==> flow/design.v <==
module fpadd (
    clk, reset, start,
    a, b,
    sum, 
    done
);
    input clk, reset, start;
    input [31:0] a, b;
    output [31:0] sum;
    output done;
    reg sign_a, sign_b, sign_r;
    reg [7:0] exp_a, exp_b, exp_r;
	reg [25:0] mant_a, mant_b;
    reg [25:0] mant_r;
	reg [31:0] sum;  
	reg done;
    reg [23:0] mant_sum;
    parameter IDLE = 3'b000;
    parameter SIGN = 3'b001;
    parameter SHIFT = 3'b010;
    parameter ADD = 3'b011;
	parameter RESSIGN = 3'b100;
    parameter NORM = 3'b101;
    parameter SEARCH = 3'b110;
	parameter FIN = 3'b111;
    reg[2:0] pres_state;
	always @(posedge clk) begin
	    if(reset) begin
			exp_a <= 0; exp_b <= 0; exp_r <= 0;
			mant_a <= 0; mant_b <= 0; mant_r <= 0;
			sign_a <= 0; sign_b <= 0; sign_r <= 0;
			done <= 0; sum <= 0; mant_sum <= 0;
    	end
    	else if(start) begin
	    	sign_a <= a[31];
	    	sign_b <= b[31];
			exp_a <= a[30:23];
			exp_b <= b[30:23];
			mant_a <= {3'b001, a[22:0]};  
			mant_b <= {3'b001, b[22:0]};  
	    	done <= 0;
	    	pres_state <= IDLE;
	    end
	    else begin
	    	case(pres_state)
			IDLE:  
	    	begin
		    	if ((exp_a == 8'b0) && (mant_a[22:0] == 22'b0 && mant_a[23] == 1'b1)) begin
					sum <= {sign_b, exp_b, mant_b[22:0]};
					done <= 1;
					pres_state <= FIN;
		    	end
	    		else if ((exp_b == 8'b0) && (mant_b[22:0] == 22'b0 && mant_b[23] == 1'b1)) begin
					sum <= {sign_a, exp_a, mant_a[22:0]};
					done <= 1;
					pres_state <= FIN;
		    	end
				else if (exp_a == 8'b11111111) begin
					sum <= {sign_a, exp_a, mant_a[22:0]};
					done <= 1;
					pres_state <= FIN;
				end
				else if (exp_b == 8'b11111111) begin
					sum <= {sign_b, exp_b, mant_b[22:0]};
					done <= 1;
					pres_state <= FIN;
				end
				else begin
					pres_state <= SIGN;
				end
			end	
			SIGN:  
			begin
				if (sign_a) begin
					mant_a <= ~mant_a + 1;
				end	
				if (sign_b) begin
					mant_b <= ~mant_b + 1;
				end	
				pres_state <= SHIFT;
			end
			SHIFT:  
			begin
				if(exp_a > exp_b) begin
					mant_b <= {sign_b, mant_b[25:1]};  
					exp_b <= exp_b + 1;
					exp_r <= exp_a;
				end
				else if(exp_a < exp_b) begin
					mant_a <= {sign_a, mant_a[25:1]};  
					exp_a <= exp_a + 1;
					exp_r <= exp_b;
				end
				else
					exp_r <= exp_a;
				pres_state <= (exp_a == exp_b) ? ADD : pres_state;
			end
			ADD:  
			begin
				mant_r <= mant_a + mant_b;
				pres_state <= RESSIGN;
			end
			RESSIGN:  
			begin
				if (mant_r[25] == 1) begin
					sign_r <= 1;
					mant_r <= -mant_r;
				end else begin
					sign_r <= 0;
				end
				pres_state <= NORM;
			end
			NORM:  
			begin
				if (mant_r == 0) begin
					exp_r <= 0;
					pres_state <= FIN;
				end else if ((mant_r[24] == 0) && (mant_r[23] == 1)) begin
					pres_state <= FIN;
				end else if (mant_r[24] == 1) begin
					mant_r <= mant_r >> 1;
					exp_r  <= exp_r + 1;
					pres_state <= FIN;
				end else
					pres_state <= SEARCH;
			end
			SEARCH:  
			begin
				if(mant_r[23] != 1) begin
					mant_r <= mant_r << 1;
					exp_r  <= exp_r - 1;
					pres_state <= SEARCH;
				end else
					pres_state <= FIN;
			end
			FIN:
			begin
				if (!done) begin
					sum <= {sign_r, exp_r, {mant_r[22:0]}};
					done <= 1;
				end
			end
			endcase
	    end
	end
endmodule
; ---- From RTL to reports: fpadd
; Module fpadd before and after one edit of its RTL, step after step.
; "orig" refers to lines of the RTL above, "edited" to lines of the edited file.
; "delta" is "edited" less "orig", of the values as shown.
; Operators carry their Yosys type and port widths (W data, S select, Z words).
; A cell with n/a has no value.
[inputs]
top = fpadd
clock_port = clk
cell_library = sky130hd
corner = tt_025C_1v80

; ---- Diff
; The edit as a unified diff against the file above.
; This change comes from a script, not from a designer. The edited design behaves differently; no optimisation was intended.
; begin of diff
@@ -82,5 +82,5 @@
 			SHIFT:  
 			begin
-				if(exp_a > exp_b) begin
+				if(exp_a <= exp_b) begin
 					mant_b <= {sign_b, mant_b[25:1]};  
 					exp_b <= exp_b + 1;
; end of diff

; ---- Elaborated design
; Source: Yosys, flattened and elaborated, memories not mapped. Widths are those after wreduce. Registers that Yosys merges into a memory's read port (data or address) are not register bits. Print and check cells do not count. Equal cells are merged and count once.
[op_classes]
columns = item, orig, edited, delta
row1 = n_reduce_logical, 36, 36, 0
row2 = cmp, 2, 2, 0
row3 = n_logic, 5, 5, 0
row4 = add_sub_neg, 8, 8, 0
row5 = equal, 31, 31, 0
row6 = mux, 51, 51, 0
[op_table]
columns = cell, orig, edited, delta
row1 = $gt A8 B8 Y1, 1, 0, -1
row2 = $le A8 B8 Y1, 0, 1, 1
; Unchanged operator kinds not shown: 44.
[word_totals]
columns = item, orig, edited, delta
row1 = ff_bits, 141, 141, 0
row2 = wordCells, 150, 150, 0
row3 = out_inout_bits, 33, 33, 0

; ---- Longest topological paths
; Longest topological path by Yosys (ltp), each cell counted once; first at word level (registers and memories cut), then after technology mapping (sequential cells cut; the memories' decode and read muxes count).
[depth]
columns = item, orig, edited, delta
row1 = depth_word, 6, 6, 0
row2 = abc_area, 0, 0, n/a
row3 = depth_mapped, 12, 12, 0
row4 = mapped_depth_nobuf, 9, 10, 1

; ---- Synthesis result
; Yosys stat after the flow's synthesis: flattened, memories mapped to cells. It holds for the ABC_AREA given above (unset counts as 0); a run with the other value may have another netlist.
[types]
columns = cell_type, orig, edited, delta
row1 = sky130_fd_sc_hd__nor2_1, 125, 159, 34
row2 = sky130_fd_sc_hd__inv_1, 72, 38, -34
row3 = sky130_fd_sc_hd__mux2i_1, 18, 49, 31
row4 = sky130_fd_sc_hd__clkbuf_1, 97, 67, -30
row5 = sky130_fd_sc_hd__o22ai_1, 42, 13, -29
row6 = sky130_fd_sc_hd__or3_1, 41, 15, -26
row7 = sky130_fd_sc_hd__o221ai_1, 28, 2, -26
row8 = sky130_fd_sc_hd__a22o_1, 13, 39, 26
row9 = sky130_fd_sc_hd__o21ai_0, 99, 118, 19
row10 = sky130_fd_sc_hd__nand3_1, 38, 19, -19
row11 = sky130_fd_sc_hd__a31oi_1, 18, 10, -8
row12 = sky130_fd_sc_hd__o32ai_1, 9, 1, -8
row13 = sky130_fd_sc_hd__a211oi_1, 27, 20, -7
row14 = sky130_fd_sc_hd__buf_1, 7, 14, 7
row15 = sky130_fd_sc_hd__a21oi_1, 104, 98, -6
row16 = sky130_fd_sc_hd__nand2b_1, 17, 11, -6
row17 = sky130_fd_sc_hd__nand4_1, 10, 16, 6
row18 = sky130_fd_sc_hd__mux2_2, 6, 0, -6
; Unchanged cell types not shown: 11.
; Not every row of either side is listed.
[synth_totals]
columns = item, orig, edited, delta
row1 = yosys_area_um2, 10935.5, 10252.3, -683.2
row2 = ff_cells, 146, 146, 0
row3 = seq_area_um2, 2932.8, 2932.8, 0.0
row4 = cell_count, 1472, 1352, -120

; ---- Worst setup path after synthesis
; Path of least setup slack by OpenSTA after synthesis, without wires, with an ideal clock, recovery checks aside; 20% of the period is set as input and as output delay. Where synthesis merged equal registers, the netlist keeps one of their names.
[synth_timing]
columns = item, orig, edited, delta
row1 = path_kind, register to register, register to register, n/a
row2 = from, register exp_b[3], register mant_a[1], n/a
row3 = to, register exp_r[5], register sum[0], n/a
row4 = path_delay_ps, 2827, 2627, -200
row5 = required_time_ps, 4870, 4883, 13
row6 = clock_period_ps, 5000, 5000, 0
row7 = driving_pins, 10, 13, 3
row8 = arrival_ps, 2697, 2510, -187
row9 = n_path_buf, 0, 2, 2
row10 = launch_ps, 0, 0, 0
row11 = path_slack_ps, 2173, 2373, 200
row12 = period_less_setup_slack_ps, 2827, 2627, -200
; "path_delay_ps" is the arrival time less input delay plus setup time.
; "driving_pins" counts driving pins, that of a launching flip-flop among them; a cell with two outputs on the path counts twice.
; "period_less_setup_slack_ps" = period - worst setup slack (recovery checks aside). The figure is calculated, with input and output delays left at 20% of the set period.
; Between the ends stands the longest chain of elaborated cells between them, by number of cells; it is not shown to be the way that was timed. Of several equally long chains one is given.
; Each line given opens the expression or statement behind the cell; cells for indexed reads and writes are added by Yosys, which also makes memories of some case tables.
; At most two assigning lines are given for a register; there are more.
[synth_via_orig]
path_cell_list = sky130_fd_sc_hd__dfxtp_1 -> sky130_fd_sc_hd__inv_1 -> sky130_fd_sc_hd__ha_1 -> sky130_fd_sc_hd__a21oi_1 -> sky130_fd_sc_hd__nor2b_1 -> sky130_fd_sc_hd__o31ai_1 -> sky130_fd_sc_hd__nand2_1 -> sky130_fd_sc_hd__mux2_2 -> sky130_fd_sc_hd__a211oi_1 -> sky130_fd_sc_hd__o32ai_1
elab_chain_cells = 4
[synth_lines_orig]
columns = item, line
row1 = start: declaration, 12  ; reg [7:0] exp_a, exp_b, exp_r;
row2 = start: assignment, 38  ; exp_b <= b[30:23];
row3 = start: assignment, 86  ; exp_b <= exp_b + 1;
row4 = $lt A8 B8 Y1, 89  ; else if(exp_a < exp_b) begin
row5 = $mux W8, 89
row6 = $mux W8, 84  ; if(exp_a > exp_b) begin
row7 = $pmux W8 S3, 45  ; case(pres_state)
row8 = end: assignment, 87  ; exp_r <= exp_a;
row9 = end: assignment, 92  ; exp_r <= exp_b;
row10 = end: declaration, 12
[synth_via_edited]
path_cell_list = sky130_fd_sc_hd__dfxtp_1 -> sky130_fd_sc_hd__inv_1 -> sky130_fd_sc_hd__ha_1 -> sky130_fd_sc_hd__or3b_1 -> sky130_fd_sc_hd__and4b_1 -> sky130_fd_sc_hd__clkbuf_2 -> sky130_fd_sc_hd__nand4_1 -> sky130_fd_sc_hd__nand2_1 -> sky130_fd_sc_hd__nor3_2 -> sky130_fd_sc_hd__a2111oi_4 -> sky130_fd_sc_hd__nor2_2 -> sky130_fd_sc_hd__buf_6 -> sky130_fd_sc_hd__a22o_1
elab_chain_cells = 5
[synth_lines_edited]
columns = item, line
row1 = start: declaration, 13  ; reg [25:0] mant_a, mant_b;
row2 = start: assignment, 39  ; mant_a <= {3'b001, a[22:0]};
row3 = start: assignment, 75  ; mant_a <= ~mant_a + 1;
row4 = $logic_not A23 Y1, 48  ; if ((exp_a == 8'b0) && (mant_a[22:0] == 22'b0 && mant_a[23] == 1'b1)) begin
row5 = $logic_and A1 B1 Y1 (2 in a row), 48
row6 = $mux W32, 48
row7 = $pmux W32 S2, 45  ; case(pres_state)
row8 = end: assignment, 49  ; sum <= {sign_b, exp_b, mant_b[22:0]};
row9 = end: assignment, 54  ; sum <= {sign_a, exp_a, mant_a[22:0]};
row10 = end: declaration, 9  ; output [31:0] sum;

; ---- Worst path after layout
; Path of least setup slack in the final report of the runs of pair 1 (OpenROAD, finished layout, wires in). Where an end is a register, its clock arrival counts in the times.
; The path's times are printed in steps of 10 ps; the period is the one set.
[layout_timing]
columns = item, orig, edited, delta
row1 = path_kind, register to register, register to register, n/a
row2 = from, register mant_a[1], register mant_r[1], n/a
row3 = to, register sum[5], register exp_r[6], n/a
row4 = arrival_ps, 3500, 3340, -160
row5 = required_time_ps, 3950, 3950, 0
row6 = n_path_buf, 1, 1, 0
row7 = clock_period_ps, 3660, 3660, 0
row8 = launch_ps, 430, 430, 0
row9 = driving_pins, 11, 12, 1
row10 = path_slack_ps, 460, 610, 150
; Between the ends stands the longest chain of elaborated cells between them, by number of cells; it is not shown to be the way that was timed. Of several equally long chains one is given.
; At most two assigning lines are given for a register; there are more.
[layout_via_orig]
path_cell_list = sky130_fd_sc_hd__dfxtp_1 -> sky130_fd_sc_hd__inv_1 -> sky130_fd_sc_hd__ha_1 -> sky130_fd_sc_hd__nor3b_1 -> sky130_fd_sc_hd__and3_1 -> sky130_fd_sc_hd__and4_1 -> sky130_fd_sc_hd__o41ai_1 -> sky130_fd_sc_hd__a21oi_2 -> sky130_fd_sc_hd__nand2_1 -> sky130_fd_sc_hd__buf_4 -> sky130_fd_sc_hd__o22ai_1
elab_chain_cells = 5
[layout_lines_orig]
columns = item, line
row1 = start: declaration, 13  ; reg [25:0] mant_a, mant_b;
row2 = start: assignment, 39  ; mant_a <= {3'b001, a[22:0]};
row3 = start: assignment, 75  ; mant_a <= ~mant_a + 1;
row4 = $logic_not A23 Y1, 48  ; if ((exp_a == 8'b0) && (mant_a[22:0] == 22'b0 && mant_a[23] == 1'b1)) begin
row5 = $logic_and A1 B1 Y1 (2 in a row), 48
row6 = $mux W32, 48
row7 = $pmux W32 S2, 45  ; case(pres_state)
row8 = end: assignment, 49  ; sum <= {sign_b, exp_b, mant_b[22:0]};
row9 = end: assignment, 54  ; sum <= {sign_a, exp_a, mant_a[22:0]};
row10 = end: declaration, 9  ; output [31:0] sum;
[layout_via_edited]
path_cell_list = sky130_fd_sc_hd__dfxtp_1 -> sky130_fd_sc_hd__inv_1 -> sky130_fd_sc_hd__ha_1 -> sky130_fd_sc_hd__nor3b_1 -> sky130_fd_sc_hd__buf_4 -> sky130_fd_sc_hd__nand4_1 -> sky130_fd_sc_hd__nor4_2 -> sky130_fd_sc_hd__a21o_1 -> sky130_fd_sc_hd__nor3b_1 -> sky130_fd_sc_hd__a221o_1 -> sky130_fd_sc_hd__a22oi_1 -> sky130_fd_sc_hd__nor2_1
elab_chain_cells = 3
[layout_lines_edited]
columns = item, line
row1 = start: declaration, 14  ; reg [25:0] mant_r;
row2 = start: assignment, 100  ; mant_r <= mant_a + mant_b;
row3 = start: assignment, 107  ; mant_r <= -mant_r;
row4 = $logic_not A26 Y1, 115  ; if (mant_r == 0) begin
row5 = $mux W8, 115
row6 = $pmux W8 S3, 45  ; case(pres_state)
row7 = end: assignment, 87  ; exp_r <= exp_a;
row8 = end: assignment, 92  ; exp_r <= exp_b;
row9 = end: declaration, 12  ; reg [7:0] exp_a, exp_b, exp_r;

; ---- Measured runs
; Both versions went through the flow (Yosys, OpenROAD) with the same settings in each pair. Constraints: input delay and output delay 20% of the set period each, output load 0.01 pF.
[flow_settings_pair_1]
CORE_UTILIZATION = 40
period_ns = 3.66
CAP_MARGIN = 20
CORE_MARGIN = 2
SLEW_MARGIN = 20
[measured_pair_1]
columns = item, orig, edited, delta
row1 = setup_ws_ps, 456, 607, 151
row2 = clock_period_reached_ps, 3204, 3053, -151
row3 = setupTns_ps, 0, 0, 0
row4 = final_util_pct, 47.4, 48.2, 0.8
row5 = dieArea_um2, 28677.7, 26927.2, -1750.5
row6 = synth_area_um2, 10935.5, 10252.3, -683.2
[flow_settings_pair_2]
ABC_AREA = 0
CAP_MARGIN = 40
CORE_UTILIZATION = 26
CTS_CLUSTER_DIAMETER = 337
GPL_ROUTABILITY_DRIVEN = 0
GPL_TIMING_DRIVEN = 0
PLACE_DENSITY_LB_ADDON = 0.12
TNS_END_PERCENT = 65
period_ns = 3.17
CORE_MARGIN = 2
SLEW_MARGIN = 20
[measured_pair_2]
columns = item, orig, edited, delta
row1 = setup_ws_ps, 118, 98, -20
row2 = clock_period_reached_ps, 3052, 3072, 20
row3 = setupTns_ps, 0, 0, 0
row4 = final_util_pct, 32.4, 32.8, 0.4
row5 = dieArea_um2, 43716.5, 41036.6, -2679.9
row6 = synth_area_um2, 10935.5, 10252.3, -683.2
; "clock_period_reached_ps" is the run's clock period less its worst setup slack. It is reckoned from that one timing run; input and output delays stay at 20% of the period that was set.
